==> flow/design.v <==
`timescale 1ns / 1ps
module get_conv_target_angle(
input signed [19:0] target_angle,
output reg signed [19:0] target_angle_conv,
output reg [2:0] quadrant_loc
    );
  always@(*)
    begin
        if ((target_angle >{16'd90,4'd0}) && (target_angle <= {16'd180,4'd0})) target_angle_conv = target_angle - {16'd90,4'd0};
        else if ((target_angle >{16'd180,4'd0}) && (target_angle <= {16'd270,4'd0})) target_angle_conv = target_angle - {16'd180,4'd0};
        else if ((target_angle > {16'd270,4'd0}) && (target_angle <= {16'd360,4'd0})) target_angle_conv = target_angle - {16'd360,4'd0};
        else target_angle_conv = target_angle;
    end 
  always@(*)
    begin
        if ((target_angle >{16'd90,4'd0}) && (target_angle <= {16'd180,4'd0})) quadrant_loc = 3'd2;
        else if ((target_angle >{16'd180,4'd0}) && (target_angle <= {16'd270,4'd0})) quadrant_loc = 3'd3;
        else if ((target_angle > {16'd270,4'd0}) && (target_angle <= {16'd360,4'd0})) quadrant_loc = 3'd4;
        else quadrant_loc = 3'd1;
    end    
endmodule
`timescale 1ns / 1ps
module output_mapping(
input signed [19:0] x, 
input signed [19:0] y,
input [2:0] quadrant_loc,
output reg signed [19:0] x_res,
output reg signed [19:0] y_res
    );
always@(*)
    begin
        if (quadrant_loc == 3'd2) x_res = -y;
        else if (quadrant_loc == 3'd3) x_res = -x;
        else  x_res = x; 
    end
 always@(*)
   begin
     if (quadrant_loc == 3'd2)       y_res = x;
     else if (quadrant_loc == 3'd3)  y_res = -y;
     else                            y_res = y; 
   end
endmodule
`timescale 1ns / 1ps
module cordic_sin_cos(clk,rst,target_angle,x_res,y_res);
 input clk,rst;   
 input signed [19:0] target_angle;    
 output reg signed [19:0] x_res;  
 output reg signed [19:0] y_res;  
 wire signed [19:0] x_res_comb;  
 wire signed [19:0] y_res_comb;  
 reg signed [19:0] x [9:0];   
 reg signed [19:0] y [9:0];   
 wire signed[19:0] arc_tan [8:0];   
 reg  signed[19:0] z[8:0];   
 reg  d[8:0];  
 wire signed [19:0] target_angle_conv;   
 wire [2:0] quadrant_loc;  
 assign arc_tan[0] = {{6{1'b0}},10'b0000101101,4'b0000};    
 assign arc_tan[1] = {{6{1'b0}},10'b0000011010,4'b1001};    
 assign arc_tan[2] = {{6{1'b0}},10'b0000001110,4'b0000};    
 assign arc_tan[3] = {{6{1'b0}},10'b0000000111,4'b0010};    
 assign arc_tan[4] = {{6{1'b0}},10'b0000000011,4'b1001};    
 assign arc_tan[5] = {{6{1'b0}},10'b0000000001,4'b1100};    
 assign arc_tan[6] = {{6{1'b0}},10'b0000000000,4'b1110};    
 assign arc_tan[7] = {{6{1'b0}},10'b0000000000,4'b0111};    
 assign arc_tan[8] = {{6{1'b0}},10'b0000000000,4'b0011};    
 get_conv_target_angle conv_angle(.target_angle(target_angle),.target_angle_conv(target_angle_conv),.quadrant_loc(quadrant_loc));
 output_mapping out_map(.x(x[9][19:0]),.y(y[9][19:0]),.quadrant_loc(quadrant_loc),.x_res(x_res_comb),.y_res(y_res_comb));
 always@(posedge clk)
  begin
    if (rst == 0)
       begin
         x_res [19:0]     <= 20'b0;
         y_res [19:0]     <= 20'b0;  
       end 
    else 
       begin
         x_res [19:0] <= x_res_comb;
         y_res [19:0] <= y_res_comb;
       end
  end
 always@(*)
   begin
      x[0] = 20'b00001001101101110001;  
      y[0] = 20'b00000000000000000000;  
      z[0] = target_angle_conv;  
      d[0] = (z[0][19] == 0) ? 1 : 0;   
   end
 always@(*)
   begin
     x[1] = (d[0] == 1) ? (x[0] - y[0]) : (x[0]+y[0]);
     y[1] = (d[0] == 1) ? (y[0] + x[0]) : (y[0]-x[0]);
     z[1] = (d[0] == 1) ? (z[0] - arc_tan[0]) : (z[0]+arc_tan[0]);
     d[1] = (z[1][19] == 0) ? 1 : 0;
     x[2] = (d[1] == 1) ? (x[1] - (y[1]>>>1)) : (x[1]+(y[1]>>>1));
     y[2] = (d[1] == 1) ? (y[1] + (x[1]>>>1)) : (y[1]-(x[1]>>>1));
     z[2] = (d[1] == 1) ? (z[1] - arc_tan[1]) : (z[1]+arc_tan[1]);
     d[2] = (z[2][19] == 0) ? 1 : 0;   
     x[3] = (d[2] == 1) ? (x[2] - (y[2]>>>2)) : (x[2]+(y[2]>>>2));
     y[3] = (d[2] == 1) ? (y[2] + (x[2]>>>2)) : (y[2]-(x[2]>>>2));
     z[3] = (d[2] == 1) ? (z[2] - arc_tan[2]) : (z[2]+arc_tan[2]);
     d[3] = (z[3][19] == 0) ? 1 : 0; 
     x[4] = (d[3] == 1) ? (x[3] - (y[3]>>>3)) : (x[3]+(y[3]>>>3));
     y[4] = (d[3] == 1) ? (y[3] + (x[3]>>>3)) : (y[3]-(x[3]>>>3));
     z[4] = (d[3] == 1) ? (z[3] - arc_tan[3]) : (z[3]+arc_tan[3]);
     d[4] = (z[4][19] == 0) ? 1 : 0; 
     x[5] = (d[4] == 1) ? (x[4] - (y[4]>>>4)) : (x[4]+(y[4]>>>4));
     y[5] = (d[4] == 1) ? (y[4] + (x[4]>>>4)) : (y[4]-(x[4]>>>4));
     z[5] = (d[4] == 1) ? (z[4] - arc_tan[4]) : (z[4]+arc_tan[4]);
     d[5] = (z[5][19] == 0) ? 1 : 0; 
     x[6] = (d[5] == 1) ? (x[5] - (y[5]>>>5)) : (x[5]+(y[5]>>>5));
     y[6] = (d[5] == 1) ? (y[5] + (x[5]>>>5)) : (y[5]-(x[5]>>>5));
     z[6] = (d[5] == 1) ? (z[5] - arc_tan[5]) : (z[5]+arc_tan[5]);
     d[6] = (z[6][19] == 0) ? 1 : 0; 
     x[7] = (d[6] == 1) ? (x[6] - (y[6]>>>6)) : (x[6]+(y[6]>>>6));
     y[7] = (d[6] == 1) ? (y[6] + (x[6]>>>6)) : (y[6]-(x[6]>>>6));
     z[7] = (d[6] == 1) ? (z[6] - arc_tan[6]) : (z[6]+arc_tan[6]);
     d[7] = (z[7][19] == 0) ? 1 : 0; 
     x[8] = (d[7] == 1) ? (x[7] - (y[7]>>>7)) : (x[7]+(y[7]>>>7));
     y[8] = (d[7] == 1) ? (y[7] + (x[7]>>>7)) : (y[7]-(x[7]>>>7));
     z[8] = (d[7] == 1) ? (z[7] - arc_tan[7]) : (z[7]+arc_tan[7]);
     d[8] = (z[8][19] == 0) ? 1 : 0; 
     x[9] = (d[8] == 1) ? (x[8] - (y[8]>>>8)) : (x[8]+(y[8]>>>8));
     y[9] = (d[8] == 1) ? (y[8] + (x[8]>>>8)) : (y[8]-(x[8]>>>8));
     z[9] = (d[8] == 1) ? (z[8] - arc_tan[8]) : (z[8]+arc_tan[8]);
     d[9] = (z[9][19] == 0) ? 1 : 0; 
   end
endmodule
Hand-over note for cordic_sin_cos

From RTL to reports: cordic_sin_cos
Module cordic_sin_cos before and after one edit of its RTL, step after step.
"before" refers to lines of the RTL above, "after" to lines of the edited file.
"delta": "after" minus "before" as printed here.
Operators carry their Yosys type and port widths (W data, S select, Z words).
Cell names lack the library's common part.
{"block": "design", "top": "cordic_sin_cos", "clock_port": "clk", "library": "sky130hd", "lib_corner": "tt_025C_1v80"}

The edit
The edit as a unified diff against the file above.
A script made this edit. It changes what the design does and was not meant as an optimisation.
begin of diff
@@ -66,5 +66,11 @@
  assign arc_tan[8] = {{6{1'b0}},10'b0000000000,4'b0011};    
  get_conv_target_angle conv_angle(.target_angle(target_angle),.target_angle_conv(target_angle_conv),.quadrant_loc(quadrant_loc));
- output_mapping out_map(.x(x[9][19:0]),.y(y[9][19:0]),.quadrant_loc(quadrant_loc),.x_res(x_res_comb),.y_res(y_res_comb));
+ wire signed [19:0] x_res_comb_0, x_res_comb_1;
+ wire signed [19:0] y_res_comb_0, y_res_comb_1;
+ output_mapping out_map(.x(x[9][19:0]),.y(y[9][19:0]),.quadrant_loc(quadrant_loc),.x_res(x_res_comb_0),.y_res(y_res_comb_0));
+ output_mapping out_map_x (.x(x[9][19:0]), .y(~(y[9][19:0])), .quadrant_loc(quadrant_loc),
+     .x_res(x_res_comb_1), .y_res(y_res_comb_1));
+ assign x_res_comb = x_res_comb_0 ^ x_res_comb_1;
+ assign y_res_comb = y_res_comb_0 ^ y_res_comb_1;
  always@(posedge clk)
   begin
end of diff

Word level
Source: Yosys, flattened and elaborated. Widths are those after wreduce. Registers that Yosys merges into a memory's read port (data or address) are not register bits. Print and check cells do not count. Equal cells are merged and count once.
{"block": "bits", "item": "register_bits", "before": 40, "after": 40, "delta": 0}
{"block": "bits", "item": "in_bits", "before": 22, "after": 22, "delta": 0}
{"block": "bits", "item": "output_inout_bits", "before": 40, "after": 40, "delta": 0}
{"block": "classes", "item": "addsub", "before": 53, "after": 54, "delta": 1}
{"block": "classes", "item": "cmp", "before": 6, "after": 6, "delta": 0}
{"block": "classes", "item": "n_eq", "before": 2, "after": 2, "delta": 0}
{"block": "classes", "item": "muxes", "before": 44, "after": 47, "delta": 3}
{"block": "classes", "item": "bitwise", "before": 0, "after": 3, "delta": 3}
{"block": "classes", "item": "n_reduce_logical", "before": 3, "after": 3, "delta": 0}
{"block": "ops", "operator": "$mux W20", "before": 32, "after": 35, "delta": 3}
{"block": "ops", "operator": "$xor A20 B20 Y20", "before": 0, "after": 2, "delta": 2}
{"block": "ops", "operator": "$neg A20 Y20", "before": 2, "after": 3, "delta": 1}
{"block": "ops", "operator": "$not A20 Y20", "before": 0, "after": 1, "delta": 1}
{"block": "ops", "operator": "$mux W1", "before": 9, "after": 9, "delta": 0}
{"block": "ops", "operator": "$logic_and A1 B1 Y1", "before": 3, "after": 3, "delta": 0}
{"block": "ops", "operator": "$mux W3", "before": 3, "after": 3, "delta": 0}
{"block": "ops", "operator": "$add A20 B12 Y20", "before": 2, "after": 2, "delta": 0}
{"block": "ops", "operator": "$add A20 B13 Y20", "before": 2, "after": 2, "delta": 0}
{"block": "ops", "operator": "$add A20 B14 Y20", "before": 2, "after": 2, "delta": 0}
{"block": "ops", "operator": "$add A20 B15 Y20", "before": 2, "after": 2, "delta": 0}
{"block": "ops", "operator": "$add A20 B16 Y20", "before": 2, "after": 2, "delta": 0}
{"block": "ops", "operator": "$add A20 B17 Y20", "before": 2, "after": 2, "delta": 0}
{"block": "ops", "operator": "$add A20 B18 Y20", "before": 2, "after": 2, "delta": 0}
{"block": "ops", "operator": "$eq A3 B2 Y1 const B", "before": 2, "after": 2, "delta": 0}
{"block": "ops", "operator": "$le A20 B13 Y1 const B", "before": 2, "after": 2, "delta": 0}
{"block": "ops", "operator": "$sub A20 B11 Y20 const B", "before": 2, "after": 2, "delta": 0}
{"block": "ops", "operator": "$sub A20 B12 Y20", "before": 2, "after": 2, "delta": 0}
{"block": "ops", "operator": "$sub A20 B13 Y20", "before": 2, "after": 2, "delta": 0}
{"block": "ops", "operator": "$sub A20 B14 Y20", "before": 2, "after": 2, "delta": 0}
{"block": "ops", "operator": "$sub A20 B15 Y20", "before": 2, "after": 2, "delta": 0}
{"block": "ops", "operator": "$sub A20 B16 Y20", "before": 2, "after": 2, "delta": 0}
{"block": "ops", "operator": "$sub A20 B17 Y20", "before": 2, "after": 2, "delta": 0}
{"block": "ops", "operator": "$sub A20 B18 Y20", "before": 2, "after": 2, "delta": 0}
{"block": "ops", "operator": "$add A17 B19 Y20 const A", "before": 1, "after": 1, "delta": 0}
{"block": "ops", "operator": "$add A20 B10 Y20 const B", "before": 1, "after": 1, "delta": 0}
{"block": "ops", "operator": "$add A20 B11 Y20 const B", "before": 1, "after": 1, "delta": 0}
{"block": "ops", "operator": "$add A20 B16 Y20 const B", "before": 1, "after": 1, "delta": 0}
Not every row of either side is listed.

Longest topological paths
Depth = most cells in a row (Yosys ltp): at word level without a register or memory, in the mapped netlist without a sequential cell, where the memories' decode and read muxes count.
{"block": "depth", "item": "word_depth", "before": 26, "after": 28, "delta": 2}
{"block": "depth", "item": "abc_area", "before": "0", "after": "0"}
{"block": "depth", "item": "ltp_mapped", "before": 152, "after": 143, "delta": -9}

Mapped cells and area
Source: synth_stat.txt of the flow (Yosys; design flattened, memories mapped). It holds for the ABC_AREA given above (unset counts as 0); a run with the other value may have another netlist.
{"block": "by_type", "cell_type": "xnor2_1", "before": 324, "after": 281, "delta": -43}
{"block": "by_type", "cell_type": "o21ai_0", "before": 203, "after": 168, "delta": -35}
{"block": "by_type", "cell_type": "xor2_1", "before": 141, "after": 112, "delta": -29}
{"block": "by_type", "cell_type": "nand2_1", "before": 212, "after": 185, "delta": -27}
{"block": "by_type", "cell_type": "o21bai_1", "before": 78, "after": 51, "delta": -27}
{"block": "by_type", "cell_type": "nor2_1", "before": 272, "after": 296, "delta": 24}
{"block": "by_type", "cell_type": "ha_1", "before": 408, "after": 385, "delta": -23}
{"block": "by_type", "cell_type": "or3_1", "before": 44, "after": 23, "delta": -21}
{"block": "by_type", "cell_type": "nor2b_1", "before": 57, "after": 37, "delta": -20}
{"block": "by_type", "cell_type": "nand2b_1", "before": 40, "after": 58, "delta": 18}
{"block": "by_type", "cell_type": "nor3_1", "before": 73, "after": 58, "delta": -15}
{"block": "by_type", "cell_type": "and2_1", "before": 30, "after": 16, "delta": -14}
{"block": "by_type", "cell_type": "inv_1", "before": 210, "after": 222, "delta": 12}
{"block": "by_type", "cell_type": "o21a_1", "before": 71, "after": 59, "delta": -12}
{"block": "by_type", "cell_type": "a31oi_1", "before": 23, "after": 33, "delta": 10}
{"block": "by_type", "cell_type": "a222oi_1", "before": 10, "after": 0, "delta": -10}
{"block": "by_type", "cell_type": "o31ai_1", "before": 15, "after": 24, "delta": 9}
{"block": "by_type", "cell_type": "o211a_1", "before": 12, "after": 3, "delta": -9}
Not every row of either side is listed.
{"block": "synth_totals", "item": "cells", "before": 3113, "after": 2880, "delta": -233}
{"block": "synth_totals", "item": "synth_area_um2", "before": 22565.4, "after": 20833.7, "delta": -1731.7}
{"block": "synth_totals", "item": "seq_area_um2", "before": 800.8, "after": 780.7, "delta": -20.1}
{"block": "synth_totals", "item": "ff_cells", "before": 40, "after": 39, "delta": -1}
{"block": "synth_totals", "item": "buffers", "before": 55, "after": 53, "delta": -2}
The figures by module come from a second, unflattened synthesis with its own total; it is not the netlist above.
{"block": "hier_totals", "item": "cells_unflattened", "before": 3291, "after": 3612, "delta": 321}
{"block": "hier_totals", "item": "area_unflattened_um2", "before": 24020.5, "after": 25951.1, "delta": 1930.6}
Each row is one instance without its submodules.
{"block": "modules_before", "module": "cordic_sin_cos", "n_inst": 1, "n_cells": 2911, "area_um2": 21628.2, "mod_seq_area_um2": 800.8}
{"block": "modules_before", "module": "output_mapping", "n_inst": 1, "n_cells": 270, "area_um2": 1606.5, "mod_seq_area_um2": 0.0}
{"block": "modules_before", "module": "(name not given)", "n_inst": 1, "n_cells": 110, "area_um2": 785.8, "mod_seq_area_um2": 0.0}
{"block": "modules_after", "module": "cordic_sin_cos", "n_inst": 1, "n_cells": 2962, "area_um2": 21952.3, "mod_seq_area_um2": 800.8}
{"block": "modules_after", "module": "output_mapping", "n_inst": 2, "n_cells": 270, "area_um2": 1606.5, "mod_seq_area_um2": 0.0}
{"block": "modules_after", "module": "(name not given)", "n_inst": 1, "n_cells": 110, "area_um2": 785.8, "mod_seq_area_um2": 0.0}

Timing after synthesis
Path of least setup slack by OpenSTA after synthesis, without wires, with an ideal clock, recovery checks aside; 20% of the period is set as input and as output delay. Where synthesis merged equal registers, the netlist keeps one of their names.
{"block": "synth_timing", "item": "path_type", "before": "input port to flip-flop", "after": "input port to flip-flop"}
{"block": "synth_timing", "item": "start", "before": "input port (name not given)", "after": "input port (name not given)"}
{"block": "synth_timing", "item": "end", "before": "register x_res[18]", "after": "register y_res[18]"}
{"block": "synth_timing", "item": "tclk_ns", "before": 35.0, "after": 35.0, "delta": 0.0}
{"block": "synth_timing", "item": "setup_time_ns", "before": 0.121, "after": 0.133, "delta": 0.012}
{"block": "synth_timing", "item": "t_arrival_ns", "before": 34.102, "after": 32.261, "delta": -1.841}
{"block": "synth_timing", "item": "t_required_ns", "before": 34.879, "after": 34.867, "delta": -0.012}
{"block": "synth_timing", "item": "slack_ns", "before": 0.777, "after": 2.607, "delta": 1.830}
{"block": "synth_timing", "item": "path_delay_ns", "before": 27.223, "after": 25.394, "delta": -1.829}
{"block": "synth_timing", "item": "driving_pins", "before": 129, "after": 133, "delta": 4}
{"block": "synth_timing", "item": "path_buffers", "before": 12, "after": 8, "delta": -4}
{"block": "synth_timing", "item": "synth_period_reached_ns", "before": 34.223, "after": 32.393, "delta": -1.830}
"path_delay_ns" is the arrival time less input delay plus setup time.
"driving_pins" counts driving pins, that of a launching flip-flop among them; a cell with two outputs on the path counts twice.
"synth_period_reached_ns" is the clock period less the worst setup slack; recovery checks do not enter. This is arithmetic on one report: input and output delays are still those of the set period (20% each).
The rows between start and end are the longest chain of elaborated cells between them; the timing report does not say that the signal goes this way. Where chains are equally long, one stands for them.
A line is the first line of the expression or statement that the cell stems from. Yosys adds cells for indexed reads and writes and turns some case tables into memories.
{"block": "synth_via_before", "cell_sequence": "buf_4 > or4_4 > nor3b_2 > o211ai_2 > o2111a_1 > o21ai_4 > clkinv_1 > ha_1 > a21oi_1 > o21bai_1 > a21oi_1 > o21bai_1 > a21oi_1 > o21bai_1 > a21oi_1 > o21bai_1 > a21oi_1 > o21bai_1 > (+93 left out) > o21ai_0 > a21oi_1 > o21ai_0 > a21oi_1 > o21ai_0 > a21oi_1 > o21ai_0 > nand2_1 > nor2_1 > nor2_1 > or4_1 > nor3_1 > or3b_2 > nor3_1 > nor3b_1 > xnor2_1 > a211oi_1 > nor2b_1", "elab_chain_cells": 26}
{"block": "synth_rtl_before", "item": "from (decl)", "line": 46}
{"block": "synth_rtl_before", "item": "$gt A20 B13 Y1", "line": 11}
{"block": "synth_rtl_before", "item": "$logic_and A1 B1 Y1", "line": 11}
{"block": "synth_rtl_before", "item": "$mux W20", "line": 11}
{"block": "synth_rtl_before", "item": "$mux W20", "line": 10}
{"block": "synth_rtl_before", "item": "$mux W20", "line": 9}
{"block": "synth_rtl_before", "item": "$mux W1", "line": 87, "rtl": "d[0] = (z[0][19] == 0) ? 1 : 0;"}
{"block": "synth_rtl_before", "item": "$mux W20", "line": 92, "rtl": "y[1] = (d[0] == 1) ? (y[0] + x[0]) : (y[0]-x[0]);"}
{"block": "synth_rtl_before", "item": "(+12 left out)"}
{"block": "synth_rtl_before", "item": "$add A20 B13 Y20", "line": 119, "rtl": "x[8] = (d[7] == 1) ? (x[7] - (y[7]>>>7)) : (x[7]+(y[7]>>>7));"}
{"block": "synth_rtl_before", "item": "$mux W20", "line": 119}
{"block": "synth_rtl_before", "item": "$add A20 B12 Y20", "line": 123, "rtl": "x[9] = (d[8] == 1) ? (x[8] - (y[8]>>>8)) : (x[8]+(y[8]>>>8));"}
{"block": "synth_rtl_before", "item": "$mux W20", "line": 123}
{"block": "synth_rtl_before", "item": "$neg A20 Y20", "line": 33, "rtl": "else if (quadrant_loc == 3'd3) x_res = -x;"}
{"block": "synth_rtl_before", "item": "$mux W20", "line": 33}
{"block": "synth_rtl_before", "item": "$mux W20", "line": 32, "rtl": "if (quadrant_loc == 3'd2) x_res = -y;"}
{"block": "synth_rtl_before", "item": "to (assign)", "line": 73, "rtl": "x_res [19:0]     <= 20'b0;"}
{"block": "synth_rtl_before", "item": "to (assign)", "line": 78, "rtl": "x_res [19:0] <= x_res_comb;"}
{"block": "synth_rtl_before", "item": "to (decl)", "line": 47, "rtl": "output reg signed [19:0] x_res;"}
{"block": "synth_via_after", "cell_sequence": "inv_1 > ha_1 > or4bb_1 > or4_1 > o21ai_0 > nand2_1 > a21oi_1 > buf_1 > xnor2_1 > ha_1 > a21o_1 > a21oi_1 > o21bai_1 > a21oi_1 > o21bai_1 > a21oi_1 > o21bai_1 > a21oi_1 > (+97 left out) > nor2b_1 > o21ai_0 > a21boi_0 > o21ai_0 > a21boi_0 > o21ai_0 > a21oi_1 > o21ai_0 > a21oi_1 > o21ai_0 > a21oi_1 > o2111ai_1 > nand3b_1 > xor2_1 > or3_1 > or2_2 > o31ai_1 > a21oi_1", "elab_chain_cells": 28}
{"block": "synth_rtl_after", "item": "from (decl)", "line": 46}
{"block": "synth_rtl_after", "item": "$gt A20 B13 Y1", "line": 11}
{"block": "synth_rtl_after", "item": "$logic_and A1 B1 Y1", "line": 11}
{"block": "synth_rtl_after", "item": "$mux W20", "line": 11}
{"block": "synth_rtl_after", "item": "$mux W20", "line": 10}
{"block": "synth_rtl_after", "item": "$mux W20", "line": 9}
{"block": "synth_rtl_after", "item": "$mux W1", "line": 93, "rtl": "d[0] = (z[0][19] == 0) ? 1 : 0;"}
{"block": "synth_rtl_after", "item": "$mux W20", "line": 98, "rtl": "y[1] = (d[0] == 1) ? (y[0] + x[0]) : (y[0]-x[0]);"}
{"block": "synth_rtl_after", "item": "(+14 left out)"}
{"block": "synth_rtl_after", "item": "$sub A20 B12 Y20", "line": 130, "rtl": "y[9] = (d[8] == 1) ? (y[8] + (x[8]>>>8)) : (y[8]-(x[8]>>>8));"}
{"block": "synth_rtl_after", "item": "$mux W20", "line": 130}
{"block": "synth_rtl_after", "item": "$not A20 Y20", "line": 71, "rtl": "output_mapping out_map_x (.x(x[9][19:0]), .y(~(y[9][19:0])), .quadrant_loc(quadrant_loc),"}
{"block": "synth_rtl_after", "item": "$neg A20 Y20", "line": 39, "rtl": "else if (quadrant_loc == 3'd3)  y_res = -y;"}
{"block": "synth_rtl_after", "item": "$mux W20", "line": 39}
{"block": "synth_rtl_after", "item": "$mux W20", "line": 38, "rtl": "if (quadrant_loc == 3'd2)       y_res = x;"}
{"block": "synth_rtl_after", "item": "$xor A20 B20 Y20", "line": 74, "rtl": "assign y_res_comb = y_res_comb_0 ^ y_res_comb_1;"}
{"block": "synth_rtl_after", "item": "to (assign)", "line": 80, "rtl": "y_res [19:0]     <= 20'b0;"}
{"block": "synth_rtl_after", "item": "to (assign)", "line": 85, "rtl": "y_res [19:0] <= y_res_comb;"}
{"block": "synth_rtl_after", "item": "to (decl)", "line": 48, "rtl": "output reg signed [19:0] y_res;"}

Worst path after layout
From the final timing report of each run of pair 1: the path of least setup slack in the routed layout; clock arrival at registers is part of the times.
{"block": "layout_timing", "item": "path_type", "before": "input port to flip-flop", "after": "input port to flip-flop"}
{"block": "layout_timing", "item": "start", "before": "input port (name not given)", "after": "input port (name not given)"}
{"block": "layout_timing", "item": "end", "before": "register x_res[19]", "after": "register y_res[18]"}
{"block": "layout_timing", "item": "tclk_ns", "before": 33.7, "after": 33.7, "delta": 0.0}
{"block": "layout_timing", "item": "setup_time_ns", "before": 0.06, "after": 0.15, "delta": 0.09}
{"block": "layout_timing", "item": "t_arrival_ns", "before": 32.07, "after": 31.73, "delta": -0.34}
{"block": "layout_timing", "item": "t_required_ns", "before": 33.93, "after": 33.83, "delta": -0.10}
{"block": "layout_timing", "item": "slack_ns", "before": 1.86, "after": 2.09, "delta": 0.23}
{"block": "layout_timing", "item": "driving_pins", "before": 114, "after": 121, "delta": 7}
{"block": "layout_timing", "item": "path_buffers", "before": 2, "after": 3, "delta": 1}
The rows between start and end are the longest chain of elaborated cells between them; the timing report does not say that the signal goes this way. Where chains are equally long, one stands for them.
{"block": "layout_via_before", "cell_sequence": "clkdlybuf4s50_1 > or4_4 > nor3b_2 > o211ai_2 > a21o_1 > nand2_1 > nand2_1 > o21ai_0 > o21ai_0 > ha_1 > a21oi_1 > o21bai_1 > a21oi_1 > o21bai_1 > a21oi_1 > o21bai_1 > a21oi_2 > o21bai_1 > (+78 left out) > o21ai_0 > or3b_1 > o211ai_1 > and2_1 > o21ai_0 > nor2_1 > nor2_1 > ha_1 > inv_1 > o21bai_1 > a21oi_1 > o21bai_1 > a31oi_1 > o21a_1 > or3_1 > a211o_1 > a211o_1 > nand4_1", "elab_chain_cells": 26}
{"block": "layout_rtl_before", "item": "from (decl)", "line": 46}
{"block": "layout_rtl_before", "item": "$gt A20 B13 Y1", "line": 11}
{"block": "layout_rtl_before", "item": "$logic_and A1 B1 Y1", "line": 11}
{"block": "layout_rtl_before", "item": "$mux W20", "line": 11}
{"block": "layout_rtl_before", "item": "$mux W20", "line": 10}
{"block": "layout_rtl_before", "item": "$mux W20", "line": 9}
{"block": "layout_rtl_before", "item": "$mux W1", "line": 87, "rtl": "d[0] = (z[0][19] == 0) ? 1 : 0;"}
{"block": "layout_rtl_before", "item": "$mux W20", "line": 92, "rtl": "y[1] = (d[0] == 1) ? (y[0] + x[0]) : (y[0]-x[0]);"}
{"block": "layout_rtl_before", "item": "(+12 left out)"}
{"block": "layout_rtl_before", "item": "$add A20 B13 Y20", "line": 119, "rtl": "x[8] = (d[7] == 1) ? (x[7] - (y[7]>>>7)) : (x[7]+(y[7]>>>7));"}
{"block": "layout_rtl_before", "item": "$mux W20", "line": 119}
{"block": "layout_rtl_before", "item": "$add A20 B12 Y20", "line": 123, "rtl": "x[9] = (d[8] == 1) ? (x[8] - (y[8]>>>8)) : (x[8]+(y[8]>>>8));"}
{"block": "layout_rtl_before", "item": "$mux W20", "line": 123}
{"block": "layout_rtl_before", "item": "$neg A20 Y20", "line": 33, "rtl": "else if (quadrant_loc == 3'd3) x_res = -x;"}
{"block": "layout_rtl_before", "item": "$mux W20", "line": 33}
{"block": "layout_rtl_before", "item": "$mux W20", "line": 32, "rtl": "if (quadrant_loc == 3'd2) x_res = -y;"}
{"block": "layout_rtl_before", "item": "to (assign)", "line": 73, "rtl": "x_res [19:0]     <= 20'b0;"}
{"block": "layout_rtl_before", "item": "to (assign)", "line": 78, "rtl": "x_res [19:0] <= x_res_comb;"}
{"block": "layout_rtl_before", "item": "to (decl)", "line": 47, "rtl": "output reg signed [19:0] x_res;"}
{"block": "layout_via_after", "cell_sequence": "clkdlybuf4s50_1 > ha_1 > or4bb_1 > or4_4 > o21ai_4 > nand2_1 > a21oi_1 > buf_6 > xnor2_1 > ha_1 > a21o_1 > a21oi_1 > o21bai_1 > a21oi_2 > o21bai_1 > a21oi_1 > o21bai_1 > a21oi_1 > (+85 left out) > nand2_1 > nand2_1 > a21oi_1 > o21ai_0 > a21oi_1 > o21ai_0 > a21oi_1 > o21ai_0 > a21oi_1 > o21ai_0 > a21oi_1 > o21bai_1 > a21oi_1 > xnor2_1 > or3_1 > or2_2 > o31ai_2 > a21oi_1", "elab_chain_cells": 28}
{"block": "layout_rtl_after", "item": "from (decl)", "line": 46}
{"block": "layout_rtl_after", "item": "$gt A20 B13 Y1", "line": 11}
{"block": "layout_rtl_after", "item": "$logic_and A1 B1 Y1", "line": 11}
{"block": "layout_rtl_after", "item": "$mux W20", "line": 11}
{"block": "layout_rtl_after", "item": "$mux W20", "line": 10}
{"block": "layout_rtl_after", "item": "$mux W20", "line": 9}
{"block": "layout_rtl_after", "item": "$mux W1", "line": 93, "rtl": "d[0] = (z[0][19] == 0) ? 1 : 0;"}
{"block": "layout_rtl_after", "item": "$mux W20", "line": 98, "rtl": "y[1] = (d[0] == 1) ? (y[0] + x[0]) : (y[0]-x[0]);"}
{"block": "layout_rtl_after", "item": "(+14 left out)"}
{"block": "layout_rtl_after", "item": "$sub A20 B12 Y20", "line": 130, "rtl": "y[9] = (d[8] == 1) ? (y[8] + (x[8]>>>8)) : (y[8]-(x[8]>>>8));"}
{"block": "layout_rtl_after", "item": "$mux W20", "line": 130}
{"block": "layout_rtl_after", "item": "$not A20 Y20", "line": 71, "rtl": "output_mapping out_map_x (.x(x[9][19:0]), .y(~(y[9][19:0])), .quadrant_loc(quadrant_loc),"}
{"block": "layout_rtl_after", "item": "$neg A20 Y20", "line": 39, "rtl": "else if (quadrant_loc == 3'd3)  y_res = -y;"}
{"block": "layout_rtl_after", "item": "$mux W20", "line": 39}
{"block": "layout_rtl_after", "item": "$mux W20", "line": 38, "rtl": "if (quadrant_loc == 3'd2)       y_res = x;"}
{"block": "layout_rtl_after", "item": "$xor A20 B20 Y20", "line": 74, "rtl": "assign y_res_comb = y_res_comb_0 ^ y_res_comb_1;"}
{"block": "layout_rtl_after", "item": "to (assign)", "line": 80, "rtl": "y_res [19:0]     <= 20'b0;"}
{"block": "layout_rtl_after", "item": "to (assign)", "line": 85, "rtl": "y_res [19:0] <= y_res_comb;"}
{"block": "layout_rtl_after", "item": "to (decl)", "line": 48, "rtl": "output reg signed [19:0] y_res;"}

Layout results
Both versions went through the flow (Yosys, OpenROAD) with the same settings in each pair. Constraints: input delay and output delay 20% of the set period each, output load 0.01 pF.
{"block": "settings_pair_1", "period_ns": 33.7, "CAP_MARGIN": 20, "CORE_MARGIN": 2, "CORE_UTILIZATION": 40, "SLEW_MARGIN": 20}
{"block": "results_pair_1", "item": "synthesis_area_um2", "before": 22565.4, "after": 20833.7, "delta": -1731.7}
{"block": "results_pair_1", "item": "total_die_area_um2", "before": 58329.5, "after": 53926.1, "delta": -4403.4}
{"block": "results_pair_1", "item": "finalCellArea_um2", "before": 24921.4, "after": 22480.3, "delta": -2441.1}
{"block": "results_pair_1", "item": "final_util_frac", "before": 0.445, "after": 0.437, "delta": -0.008}
{"block": "results_pair_1", "item": "fin_ws_ns", "before": 1.860, "after": 2.091, "delta": 0.231}
{"block": "results_pair_1", "item": "ws_hold_ns", "before": 7.298, "after": 7.420, "delta": 0.122}
{"block": "results_pair_1", "item": "achieved_period_ns", "before": 31.840, "after": 31.609, "delta": -0.231}
{"block": "settings_pair_2", "ABC_AREA": 0, "CORE_UTILIZATION": 32, "CTS_CLUSTER_SIZE": 87, "MAX_ROUTING_LAYER": "met4", "PLACE_DENSITY_LB_ADDON": 0.21, "SETUP_SLACK_MARGIN": 5.0, "SLEW_MARGIN": 25, "TNS_END_PERCENT": 10, "period_ns": 27.9, "CAP_MARGIN": 20, "CORE_MARGIN": 2}
{"block": "results_pair_2", "item": "synthesis_area_um2", "before": 22565.4, "after": 20833.7, "delta": -1731.7}
{"block": "results_pair_2", "item": "total_die_area_um2", "before": 72657.2, "after": 67161.3, "delta": -5495.9}
{"block": "results_pair_2", "item": "finalCellArea_um2", "before": 37820.0, "after": 29161.7, "delta": -8658.3}
{"block": "results_pair_2", "item": "final_util_frac", "before": 0.541, "after": 0.452, "delta": -0.089}
{"block": "results_pair_2", "item": "fin_ws_ns", "before": 0.677, "after": 1.118, "delta": 0.441}
{"block": "results_pair_2", "item": "ws_hold_ns", "before": 6.168, "after": 6.343, "delta": 0.175}
{"block": "results_pair_2", "item": "achieved_period_ns", "before": 27.223, "after": 26.782, "delta": -0.441}
"achieved_period_ns": clock period set for the run, less the worst setup slack. It is reckoned from that one timing run; input and output delays stay at 20% of the period that was set.

End of note.
